==> flow/design.v <==
module router (
    input logic clk,
    input logic rst_n,
    input logic [3:0]  req_i,       
    input logic [31:0] data_n_i,
    input logic [31:0] data_s_i,
    input logic [31:0] data_e_i,
    input logic [31:0] data_w_i,
    input logic        yumi_i,     
    output logic [31:0] data_o,
    output logic        valid_o,
    output logic        busy_o
);
    logic [31:0] buffer [0:63];      
    logic [5:0]  write_ptr, read_ptr; 
    logic [6:0]  count;              
    logic write_en;
    logic read_en;
    assign write_en = (|req_i) && (count < 64);
    assign read_en  = (count > 0) && yumi_i;
    always_ff @(posedge clk or negedge rst_n) begin
        if (!rst_n) begin
            write_ptr <= 0;
            read_ptr  <= 0;
            count     <= 0;
            busy_o    <= 0;
            valid_o   <= 0;
            data_o    <= 0;
        end else begin
            if (write_en) begin
                if (req_i[0])      buffer[write_ptr] <= data_n_i;
                else if (req_i[1]) buffer[write_ptr] <= data_s_i;
                else if (req_i[2]) buffer[write_ptr] <= data_e_i;
                else if (req_i[3]) buffer[write_ptr] <= data_w_i;
                write_ptr <= write_ptr + 1;
            end
            if (read_en) begin
                data_o    <= buffer[read_ptr];
                valid_o   <= 1;
                read_ptr  <= read_ptr + 1;
            end else begin
                valid_o <= 0;
            end
            if (write_en && !read_en) begin
                count <= count + 1;           
            end 
            else if (!write_en && read_en) begin
                count <= count - 1;           
            end
            if (count >= 60) busy_o <= 1; 
            else             busy_o <= 0;
        end
    end
endmodule
# ---- Reports on router
# The steps from the RTL of router to its reports follow in flow order.
# Lines are those of the file above, counted from 1.
# Operators carry their Yosys type and port widths (W data, S select, Z words).
# Library cell names are shortened.
# A cell with - has no value.
dict set report inputs {
  top_module {router}
  clock {clk}
  lib {sky130hd}
  pvt_corner {tt_025C_1v80}
}

# ---- Word level
# Counts by Yosys on the flattened word-level netlist (proc, flatten, opt, wreduce). Print and check cells are left out.
dict set report op_classes {
  multipliers 0
  n_eq 126
  bitwise 0
  n_mux 517
  n_reduce_logical 75
  addsub 4
  n_shift 0
  n_div 0
  n_cmp 3
}
# cell n
set op_table {}
lappend op_table {{$mux W32} 512}
lappend op_table {{$pmux W32 S64} 1}
lappend op_table {{$eq A6 B6 Y1 const B} 64}
lappend op_table {{$reduce_and A4 Y1} 64}
lappend op_table {{$eq A6 B5 Y1 const B} 32}
lappend op_table {{$eq A6 B4 Y1 const B} 16}
lappend op_table {{$eq A6 B3 Y1 const B} 8}
lappend op_table {{$eq A6 B2 Y1 const B} 4}
lappend op_table {{$mux W7} 2}
lappend op_table {{$add A6 B1 Y6 const B} 2}
lappend op_table {{$eq A6 B1 Y1 const B} 2}
lappend op_table {{$logic_not A6 Y1} 2}
lappend op_table {{$add A7 B1 Y7 const B} 1}
lappend op_table {{$sub A7 B1 Y7 const B} 1}
lappend op_table {{$gt A7 B1 Y1 const B} 1}
lappend op_table {{$ge A7 B6 Y1 const B} 1}
lappend op_table {{$lt A7 B7 Y1 const B} 1}
lappend op_table {{$logic_and A1 B1 Y1} 4}
lappend op_table {{$reduce_bool A4 Y1} 1}
lappend op_table {{$reduce_or A4 Y1} 1}
lappend op_table {{$logic_not A1 Y1} 2}
lappend op_table {{$reduce_bool A2 Y1} 1}
lappend op_table {{$mux W1} 2}
dict set report word_totals {
  clocked_rd_ports_x_width 0
  ramBits 0
  latchBits 0
  regBits 2101
  input_bits 135
  word_cells 795
  mem_count 0
  romBits 0
}

# ---- Logic depth
# Longest topological path by Yosys (ltp), each cell counted once; first at word level (registers and memories cut), then after technology mapping (sequential cells cut; the memories' decode and read muxes count).
dict set report depth {
  depth_word 6
  ABC_AREA 0
  depth_mapped 14
  mapped_depth_nobuf 12
}

# ---- After synthesis
# The flow's flattened synthesis, as Yosys stat reports it; memories are mapped. The netlist is that of the ABC_AREA named above (0 if unset); the other value can give another one.
# The area totals of this step are shown rounded.
dict set report mapped {
  area_mm2 0.078
  flip_flops 2101
  stdcells 4481
}
# type n area_total_um2
set types {}
lappend types {edfxtp_1 2048 6.15E+04}
lappend types {a22oi_1 802 6.02E+03}
lappend types {dfrtp_1 53 1.33E+03}
lappend types {nand4_1 167 1.04E+03}
lappend types {clkbuf_1 209 784.502}
lappend types {mux2i_1 78 780.749}
lappend types {nand2_1 191 716.938}
lappend types {nor2_1 164 615.59}
lappend types {a21oi_1 95 475.456}
lappend types {a22o_1 47 411.645}
lappend types {and3_1 57 356.592}
lappend types {and2_1 48 300.288}
lappend types {a222oi_1 29 290.278}
lappend types {o21ai_0 58 290.278}
lappend types {buf_2 53 265.254}
lappend types {nor4_1 33 206.448}
lappend types {ha_1 15 187.68}
lappend types {nand3_1 35 175.168}
# Not listed: further types 42, cells in them 299.

# ---- Timing after synthesis
# Path of least setup slack by OpenSTA after synthesis, without wires, with an ideal clock, recovery checks aside; 20% of the period is set as input and as output delay. Where synthesis merged equal registers, the netlist keeps one of their names.
dict set report synth_timing {
  path_type {input -> register}
  start {input req_i[2]}
  end {register buffer[0][3]}
  path_delay_ps 4203
  clock_period_ps 5000
  launch_ps 1000
  input_delay_ps 1000
  slack_ps -203
  n_path_buf 2
  stages 6
  required_ps 4298
  setup_time_ps 702
  t_arrival_ps 4501
  synth_period_reached_ps 5203
}
# "path_delay_ps" is the arrival time less input delay plus setup time.
# "stages" counts driving pins, that of a launching flip-flop among them; a cell with two outputs on the path counts twice.
# "synth_period_reached_ps" is the clock period less the worst setup slack; recovery checks do not enter. This is arithmetic on one report: input and output delays are still those of the set period (20% each).
# The rows between start and end are the longest chain of elaborated cells between them; the timing report does not say that the signal goes this way. Where chains are equally long, one stands for them.
# Each line given opens the expression or statement behind the cell; cells for indexed reads and writes are added by Yosys, which also makes memories of some case tables.
# At most two assigning lines are given for a register; there are more.
# The path ends at the data pin of a flip-flop with enable; ways to the enable are not counted.
dict set report synth_between {
  cell_sequence {clkbuf_1 buf_1 mux2i_1 nor2_1 a21oi_1 o21ai_0}
  elab_chain_cells 3
}
# element line_no
set synth_lines {}
lappend synth_lines {{from (decl)} 4} ;# input logic [3:0]  req_i,
lappend synth_lines {{$mux W32} 33} ;# else if (req_i[2]) buffer[write_ptr] <= data_e_i;
lappend synth_lines {{$mux W32} 32} ;# else if (req_i[1]) buffer[write_ptr] <= data_s_i;
lappend synth_lines {{$mux W32} 31} ;# if (req_i[0])      buffer[write_ptr] <= data_n_i;
lappend synth_lines {{to (assign)} 31}
lappend synth_lines {{to (assign)} 32}
lappend synth_lines {{to (decl)} 14} ;# logic [31:0] buffer [0:63];

# ---- Worst path after layout
# Path of least setup slack in the final report of flow run 1 (OpenROAD, finished layout, wires in). Where an end is a register, its clock arrival counts in the times.
# The report prints the path's times to 10 ps; the period is as set.
dict set report layout_timing {
  path_type {register -> register}
  start {register read_ptr[1]}
  end {register data_o[26]}
  launch_ps 930
  slack_ps -2000
  setup_time_ps 70
  n_path_buf 3
  t_arrival_ps 5640
  stages 13
  clock_period_ps 2720
  required_ps 3640
}
# The rows between start and end are the longest chain of elaborated cells between them; the timing report does not say that the signal goes this way. Where chains are equally long, one stands for them.
dict set report layout_between {
  cell_sequence {dfrtp_2 inv_4 ha_4 clkbuf_16 nand4b_1 clkbuf_8 buf_4 nor2_1 a21oi_2 nand4_1 nor2_1 nand4_1 a21o_1}
  elab_chain_cells 2
}
# element line_no
set layout_lines {}
lappend layout_lines {{from (decl)} 15} ;# logic [5:0]  write_ptr, read_ptr;
lappend layout_lines {{from (assign)} 24} ;# read_ptr  <= 0;
lappend layout_lines {{from (assign)} 40} ;# read_ptr  <= read_ptr + 1;
lappend layout_lines {{$eq A6 B6 Y1} 38} ;# data_o    <= buffer[read_ptr];
lappend layout_lines {{$pmux W32 S64} 38}
lappend layout_lines {{to (assign)} 28} ;# data_o    <= 0;
lappend layout_lines {{to (assign)} 38}
lappend layout_lines {{to (decl)} 10} ;# output logic [31:0] data_o,

==> runs of router <==
Top module router; platform sky130hd; tools Yosys and OpenROAD; 3 stored runs in no particular order. Input and output delays are each 20% of the period that was set; the output load is 0.01 pF.
"achieved_clock_period_ps": clock period set for the run, less the worst setup slack. It is reckoned from that one timing run; input and output delays stay at 20% of the period that was set.
"worstPathTime_ps" means the part of the period allowed to the worst setup path (the constraints hold back 20% at inputs and 20% at outputs) less its slack; where the path has registers, the arrival times of their clocks count too.
"power_mw" rests on the timing tool's default activity at the inputs, not on a simulated workload.
"worstPathTime_ps" is known to 10 ps.
Measured values are rounded.

# flow run 1
==> flow/run.sh <==
#!/bin/bash
# the make line also repeats the synthesis and layout settings of config.mk as NAME=value (left out here)
make -C /OpenROAD-flow-scripts/flow DESIGN_CONFIG=/design/flow/config.mk WORK_HOME=/design/flow/orfs CLKGATE_MAP_FILE= finish
==> flow/config.mk <==
export PLATFORM = sky130hd
export DESIGN_NAME = router
export DESIGN_NICKNAME = router
export VERILOG_FILES = /design/flow/design.v
export SDC_FILE = /design/flow/constraint.sdc
export NUM_CORES = 4
export LEC_CHECK = 0
export CAP_MARGIN = 20
export CELL_PAD_IN_SITES_DETAIL_PLACEMENT = 2
export CORE_ASPECT_RATIO = 1.33
export CORE_MARGIN = 2
export CORE_UTILIZATION = 40
export GPL_TIMING_DRIVEN = 0
export MAX_ROUTING_LAYER = met4
export PLACE_DENSITY_LB_ADDON = 0.12
export SLEW_MARGIN = 20
==> flow/constraint.sdc <==
create_clock -name core_clock -period 2.72 [get_ports {clk}]
set_input_delay 0.5440 -clock core_clock [delete_from_list [all_inputs] [get_ports {clk}]]
set_output_delay 0.5440 -clock core_clock [all_outputs]
set_load 0.01 [all_outputs]

==> flow run 1: results <==
total_negative_slack_ps=-430000
die_mm2=0.2
yosys_chip_area_mm2=0.078
final_util_pct=54
worstPathTime_ps=4720
worstPathKind="register -> register"
setup_ws_ps=-2000
finalCellArea_mm2=0.1
achieved_clock_period_ps=4720
power_mw=100

# flow run 2
==> flow/run.sh <==
#!/bin/bash
# the make line also repeats the synthesis and layout settings of config.mk as NAME=value (left out here)
make -C /OpenROAD-flow-scripts/flow DESIGN_CONFIG=/design/flow/config.mk WORK_HOME=/design/flow/orfs CLKGATE_MAP_FILE= finish
==> flow/config.mk <==
export PLATFORM = sky130hd
export DESIGN_NAME = router
export DESIGN_NICKNAME = router
export VERILOG_FILES = /design/flow/design.v
export SDC_FILE = /design/flow/constraint.sdc
export NUM_CORES = 4
export LEC_CHECK = 0
export CAP_MARGIN = 30
export CELL_PAD_IN_SITES_DETAIL_PLACEMENT = 1
export CELL_PAD_IN_SITES_GLOBAL_PLACEMENT = 1
export CORE_ASPECT_RATIO = 0.71
export CORE_MARGIN = 2
export CORE_UTILIZATION = 40
export CTS_CLUSTER_DIAMETER = 358
export GPL_TIMING_DRIVEN = 1
export HOLD_SLACK_MARGIN = 0.05
export MAX_ROUTING_LAYER = met5
export PLACE_DENSITY_LB_ADDON = 0.03
export SLEW_MARGIN = 20
export TNS_END_PERCENT = 35
==> flow/constraint.sdc <==
create_clock -name core_clock -period 2.72 [get_ports {clk}]
set_input_delay 0.5440 -clock core_clock [delete_from_list [all_inputs] [get_ports {clk}]]
set_output_delay 0.5440 -clock core_clock [all_outputs]
set_load 0.01 [all_outputs]

==> flow run 2: results <==
total_negative_slack_ps=-10000
die_mm2=0.2
yosys_chip_area_mm2=0.078
final_util_pct=52
worstPathTime_ps=3170
worstPathKind="register -> register"
setup_ws_ps=-450
finalCellArea_mm2=0.1
achieved_clock_period_ps=3169
power_mw=89

# flow run 3
==> flow/run.sh <==
#!/bin/bash
# the make line also repeats the synthesis and layout settings of config.mk as NAME=value (left out here)
make -C /OpenROAD-flow-scripts/flow DESIGN_CONFIG=/design/flow/config.mk WORK_HOME=/design/flow/orfs CLKGATE_MAP_FILE= finish
==> flow/config.mk <==
export PLATFORM = sky130hd
export DESIGN_NAME = router
export DESIGN_NICKNAME = router
export VERILOG_FILES = /design/flow/design.v
export SDC_FILE = /design/flow/constraint.sdc
export NUM_CORES = 4
export LEC_CHECK = 0
export CAP_MARGIN = 20
export CELL_PAD_IN_SITES_DETAIL_PLACEMENT = 1
export CORE_ASPECT_RATIO = 0.75
export CORE_MARGIN = 2
export CORE_UTILIZATION = 40
export GPL_TIMING_DRIVEN = 0
export MAX_ROUTING_LAYER = met4
export SLEW_MARGIN = 20
==> flow/constraint.sdc <==
create_clock -name core_clock -period 2.72 [get_ports {clk}]
set_input_delay 0.5440 -clock core_clock [delete_from_list [all_inputs] [get_ports {clk}]]
set_output_delay 0.5440 -clock core_clock [all_outputs]
set_load 0.01 [all_outputs]

==> flow run 3: results <==
total_negative_slack_ps=-26000
die_mm2=0.2
yosys_chip_area_mm2=0.078
final_util_pct=52
worstPathTime_ps=3630
worstPathKind="register -> register"
setup_ws_ps=-910
finalCellArea_mm2=0.1
achieved_clock_period_ps=3626
power_mw=89
